==> flow/design.v <==
`timescale 1ns/1ps
  module sbox(
    input [63:0] x0, x1, x2, x3, x4,
    output [63:0] sl0, sl1, sl2, sl3, sl4
    );
            assign sl0 = (x4 & x1) ^ x3 ^ (x2 & x1) ^ x2 ^ (x1 & x0) ^ x1 ^ x0;      
            assign sl1 = x4 ^ (x3 & x2) ^ (x3 & x1) ^ x3 ^ x2 ^ x1 ^ x0 ^ (x2 & x1);
            assign sl2 = (x4 & x3) ^ x4 ^ x2 ^ x1 ^ 64'hffffffffffffffff;               
            assign sl3 = (x4 & x0) ^ (x3 & x0) ^ x4 ^ x3 ^ x2 ^x1 ^ x0;                 
            assign sl4 = (x4 & x1) ^ x4 ^ x3 ^ (x1 & x0) ^ x1;                          
        endmodule
`timescale 1ns / 1ps
module linear_sub(
        input [63:0] x0, x1, x2, x3, x4,
    output [63:0] o0, o1, o2, o3, o4
    );
    assign o0 = x0 ^ ((x0 >> 19) | ((x0 & (1<<19)-1) << (64-19))) ^ ((x0 >> 28) | ((x0 & (1<<28)-1) << (64-28)));
    assign o1 = x1 ^ ((x1 >> 61) | ((x1 & (1<<61)-1) << (64-61))) ^ ((x1 >> 39) | ((x1 & (1<<39)-1) << (64-39)));
    assign o2 = x2 ^ ((x2 >> 1)  | ((x2 & (1<<1)-1) << (64-1)))   ^ ((x2 >> 6)  | ((x2 & (1<<6)-1)  << (64-6)));
    assign o3 = x3 ^ ((x3 >> 10) | ((x3 & (1<<10)-1) << (64-10))) ^ ((x3 >> 17) | ((x3 & (1<<17)-1) << (64-17)));
    assign o4 = x4 ^ ((x4 >> 7)  | ((x4 & (1<<7)-1) << (64-7)))   ^ ((x4 >> 41) | ((x4 & (1<<41)-1) << (64-41)));
endmodule
module RND_Const(
    input  [63:0] x2_in,
    input  [3:0]  rnd,
    input [3:0] rnds,
    output [63:0] x2_out
);
reg [63:0] out_buf;
reg [7:0] rc;
assign x2_out = out_buf;
always @(*) begin
    if(rnds==6)
        rc = 8'h96 - rnd*8'h0F;
    else if(rnds==8)
        rc = 8'hB4 - rnd*8'h0F;
    else
        rc = 8'hF0 - rnd*8'h0F;
    out_buf = x2_in ^ {56'd0, rc};
end
endmodule
`timescale 1ns / 1ps
module Perm(
    input clk,
    input [319:0] S,
    input start,
    input [3:0]rnd_type,
    output reg finish,
    output reg [319:0] S_out
    );
    wire [63:0] x0,x1,x2,x3,x4;
    reg [63:0] x0_t,x1_t,x2_t,x3_t,x4_t;
    reg [3:0] rnd_total,rnd_no;
    always@(posedge clk)begin
    if(start==1)begin
    {x0_t,x1_t,x2_t,x3_t,x4_t}<=S;
    rnd_total<=rnd_type;
    rnd_no<=0;
    finish<=0;
    end
    else if(start!=1 && rnd_no<rnd_total) begin
    x0_t <= x0;
    x1_t <= x1;
    x2_t <= x2;
    x3_t <= x3;
    x4_t <= x4;
    rnd_no<=rnd_no+1;
    end
    else if(rnd_no==rnd_total)begin
    finish<=1;
    S_out<={x0_t,x1_t,x2_t,x3_t,x4_t};
    end
    end
    wire [63:0]a1;
    RND_Const  L1(.rnds(rnd_total),.x2_in(x2_t),.rnd(rnd_no),.x2_out(a1));
    wire [63:0] b0,b1,b2,b3,b4;
    sbox L2(.x0(x0_t),.x1(x1_t),.x2(a1),.x3(x3_t),.x4(x4_t),
            .sl0(b0),.sl1(b1),.sl2(b2),.sl3(b3),.sl4(b4));
    linear_sub L3(.x0(b0),.x1(b1),.x2(b2),.x3(b3),.x4(b4),
            .o0(x0),.o1(x1),.o2(x2),.o3(x3),.o4(x4));
 endmodule           
`timescale 1ns / 1ps
module initialization(
    input [127:0]key,
    input [127:0]nonce,
    input clk,
    input rst,
    input start,
    output reg finish,
    output reg [319:0] state
 );
   reg [319:0]S;
   wire[319:0] perm_out;
   reg [2:0]layer;
   reg perm_start;
   wire perm_done;
   localparam [63:0] IV= 64'h00001000808c0001;
   localparam [3:0] rnd= 4'd12;
   localparam Idle=2'd0;
   localparam Permu=2'd1;
   localparam key_xor =2'd2;
   localparam done =2'd3;
   always@(posedge clk)begin
   if(rst) begin
   layer<= Idle;
   perm_start<=0;
   finish<=0;
   end
   else begin
   case(layer)
       Idle: begin
       if(start) begin
       finish<=0;
       S<={IV,key,nonce};
       perm_start <=1'b1;
       layer<=Permu;
       end
       end
       Permu: begin
       perm_start<=0;
       if(perm_done && !perm_start)begin
       layer<=key_xor;
       S<=perm_out;
       end
       end
       key_xor:begin
       S<=S^{192'b0,key};
       layer<=done;
       end
       done: begin
       state<=S;
       finish<=1;
       layer<=Idle;
       end
       endcase
       end
       end
       Perm P(.clk(clk),.S(S),.start(perm_start),.rnd_type(rnd),.finish(perm_done),.S_out(perm_out));
endmodule
== From RTL to reports: initialization ==
What the tools print for initialization, step after step.
Line numbers count from 1 in the design file above.
Operators: Yosys type, input widths -> output width; for muxes data width and select width s.
A cell with n/a has no value.

* Top: initialization
* Clock input: clk
* Standard-cell library: sky130hd
* Corner: tt_025C_1v80

== Elaborated design ==
Yosys after proc, flatten, opt, wreduce and memory -nomap, before mapping. Memory bits, and registers merged into a memory's read port (data or address), are not among the register bits. Print and check cells are not counted. Equal cells are merged and count once.

* Register bits after elaboration: 1,290
* Bits of input ports: 259
* Word-level cells: 119

* $add $sub $neg: 2
* $mul: 1
* Order comparisons: 1
* Eq/ne operators: 6
* Muxes and demuxes: 20
* Bitwise gates (word level): 60
* Reduce/logical cells: 16

{| class="wikitable"
|+ Operators with widths
! cell !! count
|-
| $xor 64x64->64 || 36
|-
| $pmux 320 s3 || 1
|-
| $mux 64 || 10
|-
| $mux 320 || 2
|-
| $and 64x64->64 || 8
|-
| $xor 320x128->320 || 1
|-
| $or 23x64->64 || 1
|-
| $or 25x64->64 || 1
|-
| $or 3x64->64 || 1
|-
| $or 36x64->64 || 1
|-
| $or 45x64->64 || 1
|-
| $or 47x64->64 || 1
|-
| $or 54x64->64 || 1
|-
| $or 57x64->64 || 1
|-
| $or 58x64->64 || 1
|-
| $or 63x64->64 || 1
|-
| $xor 64x8->64 || 1
|-
| $not 64->64 || 1
|-
| $mul 4x4->8 const B || 1
|-
| $pmux 3 s4 || 1
|-
| $reduce_and 2->1 || 4
|-
| $sub 8x8->8 const A || 1
|-
| $reduce_bool 2->1 || 3
|-
| $eq 3x2->1 const B || 2
|-
| $reduce_and 3->1 || 2
|-
| $mux 3 || 2
|-
| $ne 2x2->1 const B || 2
|-
| $add 4x1->4 const B || 1
|}

Not listed: further kinds 12, cells in them 17.

== Depth ==
Longest topological path by Yosys (ltp), each cell counted once; first at word level (registers and memories cut), then after technology mapping (sequential cells cut; the memories' decode and read muxes count).

* Depth in word-level cells: 16
* ABC_AREA: 0
* Gate-level depth with buffers: 14
* Mapped depth without buffers: 14

== Netlist ==
Yosys stat after the flow's synthesis: flattened, memories mapped to cells. It holds for the ABC_AREA given above (unset counts as 0); a run with the other value may have another netlist.

* Cell count: 4,439
* Chip area (Yosys): 61,595.3 um2
* Sequential part of the area: 38,657.1 um2
* Flip-flop cells: 1,291
* Buffer cells: 140

{| class="wikitable"
|+ Cells by type
! cell type !! count !! area in all (um2)
|-
| sky130_fd_sc_hd__edfxtp_1 || 1,280 || 3.84E+04
|-
| sky130_fd_sc_hd__xnor2_1 || 903 || 7.91E+03
|-
| sky130_fd_sc_hd__xor2_1 || 354 || 3.1E+03
|-
| sky130_fd_sc_hd__mux2_2 || 218 || 2.45E+03
|-
| sky130_fd_sc_hd__nand2_1 || 490 || 1.84E+03
|-
| sky130_fd_sc_hd__o21ai_0 || 232 || 1.16E+03
|-
| sky130_fd_sc_hd__a22o_1 || 128 || 1.12E+03
|-
| sky130_fd_sc_hd__a22oi_1 || 128 || 960.922
|-
| sky130_fd_sc_hd__nor2b_1 || 115 || 719.44
|-
| sky130_fd_sc_hd__nor3_1 || 114 || 570.547
|-
| sky130_fd_sc_hd__clkbuf_1 || 127 || 476.707
|-
| sky130_fd_sc_hd__and2_1 || 65 || 406.64
|-
| sky130_fd_sc_hd__and3_1 || 57 || 356.592
|-
| sky130_fd_sc_hd__xnor2_2 || 19 || 309.046
|-
| sky130_fd_sc_hd__nor2_1 || 79 || 296.534
|-
| sky130_fd_sc_hd__xnor3_1 || 13 || 292.781
|-
| sky130_fd_sc_hd__ha_1 || 20 || 250.24
|-
| sky130_fd_sc_hd__dfxtp_1 || 11 || 220.211
|}

Not listed: further types 23, cells in them 86.
The figures by module come from a second, unflattened synthesis with its own total; it is not the netlist above.

* Cells (unflattened synthesis): 4,152
* Area total of the unflattened synthesis: 65,725.5 um2

Each row is one instance without its submodules.

{| class="wikitable"
|+ Modules
! module !! instances !! cells !! area (um2) !! seq. area (um2)
|-
| initialization || 1 || 1,503 || 24,663.7 || 19,338.5
|-
| Perm || 1 || 1,039 || 23,691.5 || 19,438.6
|-
| sbox || 1 || 1,152 || 8,559.5 || 0.0
|-
| linear_sub || 1 || 320 || 7,689.9 || 0.0
|-
| RND_Const || 1 || 138 || 1,121.1 || 0.0
|}

== Worst setup path after synthesis ==
OpenSTA on the mapped netlist: ideal clock, no wires. The path of least setup slack (recovery checks aside). Input and output delay are each 20% of the period. Register names are those of the netlist, which keeps one name where synthesis merged equal registers.

* Kind: flip-flop to flip-flop
* From: register perm_start
* To: register P.S_out[0]
* Period: 5.0 ns
* Setup time: 4.375 ns
* Launch time at the first pin: 0.000 ns
* Arrival time: 39.731 ns
* Path slack: -39.106 ns
* Delay of the path: 44.106 ns
* Stages on the path: 6
* Path buffers: 3
* Synthesis period reached: 44.106 ns

"delay of the path" = arrival - input delay + setup time.
"stages on the path" counts driving pins, that of a launching flip-flop among them; a cell with two outputs on the path counts twice.
"synthesis period reached" is the clock period less the worst setup slack; recovery checks do not enter. This is arithmetic on one report: input and output delays are still those of the set period (20% each).
The rows between start and end are the longest chain of elaborated cells between them; the timing report does not say that the signal goes this way. Where chains are equally long, one stands for them.
A line is the first line of the expression or statement that the cell stems from. Yosys adds cells for indexed reads and writes and turns some case tables into memories.
At most two assigning lines are given for a register; there are more.

* Cell sequence: sky130_fd_sc_hd__dfxtp_1 sky130_fd_sc_hd__clkbuf_1 sky130_fd_sc_hd__clkbuf_1 sky130_fd_sc_hd__clkbuf_1 sky130_fd_sc_hd__nand2b_1 sky130_fd_sc_hd__nor2_1
* Cells in the longest elaborated chain: 4

{| class="wikitable"
|+ RTL lines, path after synthesis
! element !! RTL line !! source
|-
| start, declared || 95 || <nowiki>reg perm_start;</nowiki>
|-
| start, assigned || 106 || <nowiki>perm_start<=0;</nowiki>
|-
| start, assigned || 115 || <nowiki>perm_start <=1'b1;</nowiki>
|-
| $not 1->1 || 61 || <nowiki>else if(start!=1 && rnd_no<rnd_total) begin</nowiki>
|-
| $logic_and 1x1->1 || 61 ||
|-
| $not 1->1 || n/a ||
|-
| $reduce_and 3->1 || n/a ||
|-
| end, assigned || 71 || <nowiki>S_out<={x0_t,x1_t,x2_t,x3_t,x4_t};</nowiki>
|-
| end, declared || 49 || <nowiki>output reg [319:0] S_out</nowiki>
|}

== Path in the finished layout ==
From the final timing report of job 1: the path of least setup slack in the routed layout; clock arrival at registers is part of the times.

* Kind: flip-flop to flip-flop
* From: register P.rnd_no[2]
* To: register P.x2_t[4]
* Period: 5.0 ns
* Setup time: 0.28 ns
* Launch time at the first pin: 0.78 ns
* Arrival time: 4.71 ns
* Path slack: 0.79 ns
* Stages on the path: 13
* Path buffers: 0

The rows between start and end are the longest chain of elaborated cells between them; the timing report does not say that the signal goes this way. Where chains are equally long, one stands for them.
Ways into the end's enable are left out, as the timed path ends at the data pin.

* Cell sequence: sky130_fd_sc_hd__dfxtp_1 sky130_fd_sc_hd__inv_1 sky130_fd_sc_hd__fa_1 sky130_fd_sc_hd__ha_1 sky130_fd_sc_hd__inv_1 sky130_fd_sc_hd__ha_1 sky130_fd_sc_hd__fa_1 sky130_fd_sc_hd__xnor3_2 sky130_fd_sc_hd__xnor2_2 sky130_fd_sc_hd__xnor2_2 sky130_fd_sc_hd__xor2_1 sky130_fd_sc_hd__xnor2_1 sky130_fd_sc_hd__o21ai_0
* Cells in the longest elaborated chain: 11

{| class="wikitable"
|+ RTL lines, path post-layout
! element !! RTL line !! source
|-
| start, declared || 53 || <nowiki>reg [3:0] rnd_total,rnd_no;</nowiki>
|-
| start, assigned || 58 || <nowiki>rnd_no<=0;</nowiki>
|-
| start, assigned || 67 || <nowiki>rnd_no<=rnd_no+1;</nowiki>
|-
| $mul 4x4->8 || 38 || <nowiki>rc = 8'hF0 - rnd*8'h0F;</nowiki>
|-
| $sub 8x8->8 || 38 ||
|-
| $xor 64x8->64 || 39 || <nowiki>out_buf = x2_in ^ {56'd0, rc};</nowiki>
|-
| $xor 64x64->64 (2 in a row) || 8 || <nowiki>assign sl2 = (x4 & x3) ^ x4 ^ x2 ^ x1 ^ 64'hffffffffffffffff;</nowiki>
|-
| $not 64->64 || n/a ||
|-
| $or 63x64->64 || 19 || <nowiki>assign o2 = x2 ^ ((x2 >> 1)  | ((x2 & (1<<1)-1) << (64-1)))   ^ ((x2 >> 6)  | ((x2 & (1<<6)-1)  << (64-6)));</nowiki>
|-
| $xor 64x64->64 (2 in a row) || 19 ||
|-
| $mux 64 || 61 || <nowiki>else if(start!=1 && rnd_no<rnd_total) begin</nowiki>
|-
| $mux 64 || 55 || <nowiki>if(start==1)begin</nowiki>
|-
| end, assigned || 64 || <nowiki>x2_t <= x2;</nowiki>
|-
| end, declared || 52 || <nowiki>reg [63:0] x0_t,x1_t,x2_t,x3_t,x4_t;</nowiki>
|}

Flow measurements of initialization on sky130hd: 2 stored runs with different settings, listed in no order. Input and output delays are each 20% of the period that was set; the output load is 0.01 pF.
"achieved clock period" means the clock period less the worst setup slack. The figure is calculated, with input and output delays left at 20% of the set period.

Job 1
==> flow/run.sh <==
#!/bin/bash
# the make line also repeats the synthesis and layout settings of config.mk as NAME=value (left out here)
make -C /OpenROAD-flow-scripts/flow DESIGN_CONFIG=/design/flow/config.mk WORK_HOME=/design/flow/orfs CLKGATE_MAP_FILE= finish
==> flow/config.mk <==
export PLATFORM = sky130hd
export DESIGN_NAME = initialization
export DESIGN_NICKNAME = initialization
export VERILOG_FILES = /design/flow/design.v
export SDC_FILE = /design/flow/constraint.sdc
export NUM_CORES = 4
export LEC_CHECK = 0
export CAP_MARGIN = 20
export CELL_PAD_IN_SITES_DETAIL_PLACEMENT = 2
export CORE_ASPECT_RATIO = 1.75
export CORE_MARGIN = 5
export CORE_UTILIZATION = 28
export GPL_ROUTABILITY_DRIVEN = 1
export GPL_TIMING_DRIVEN = 1
export MIN_ROUTING_LAYER = met2
export SLEW_MARGIN = 20
export TNS_END_PERCENT = 55
==> flow/constraint.sdc <==
create_clock -name core_clock -period 5.0 [get_ports {clk}]
set_input_delay 1.0000 -clock core_clock [delete_from_list [all_inputs] [get_ports {clk}]]
set_output_delay 1.0000 -clock core_clock [all_outputs]
set_load 0.01 [all_outputs]

==> results of job 1 <==
chip area after synthesis (Yosys): 61,595.3 um2
die area: 229,834.0 um2
standard-cell area of the final layout: 77,356.7 um2
worst setup slack after layout: 0.789 ns
worst hold slack: 0.435 ns
achieved clock period: 4.211 ns

Job 2
==> flow/run.sh <==
#!/bin/bash
# the make line also repeats the synthesis and layout settings of config.mk as NAME=value (left out here)
make -C /OpenROAD-flow-scripts/flow DESIGN_CONFIG=/design/flow/config.mk WORK_HOME=/design/flow/orfs CLKGATE_MAP_FILE= finish
==> flow/config.mk <==
export PLATFORM = sky130hd
export DESIGN_NAME = initialization
export DESIGN_NICKNAME = initialization
export VERILOG_FILES = /design/flow/design.v
export SDC_FILE = /design/flow/constraint.sdc
export NUM_CORES = 4
export LEC_CHECK = 0
export CAP_MARGIN = 20
export CORE_MARGIN = 2
export CORE_UTILIZATION = 35
export SLEW_MARGIN = 20
==> flow/constraint.sdc <==
create_clock -name core_clock -period 4.25 [get_ports {clk}]
set_input_delay 0.8500 -clock core_clock [delete_from_list [all_inputs] [get_ports {clk}]]
set_output_delay 0.8500 -clock core_clock [all_outputs]
set_load 0.01 [all_outputs]

==> results of job 2 <==
chip area after synthesis (Yosys): 61,595.3 um2
die area: 179,356.0 um2
standard-cell area of the final layout: 75,917.8 um2
worst setup slack after layout: 0.343 ns
worst hold slack: 0.445 ns
achieved clock period: 3.907 ns
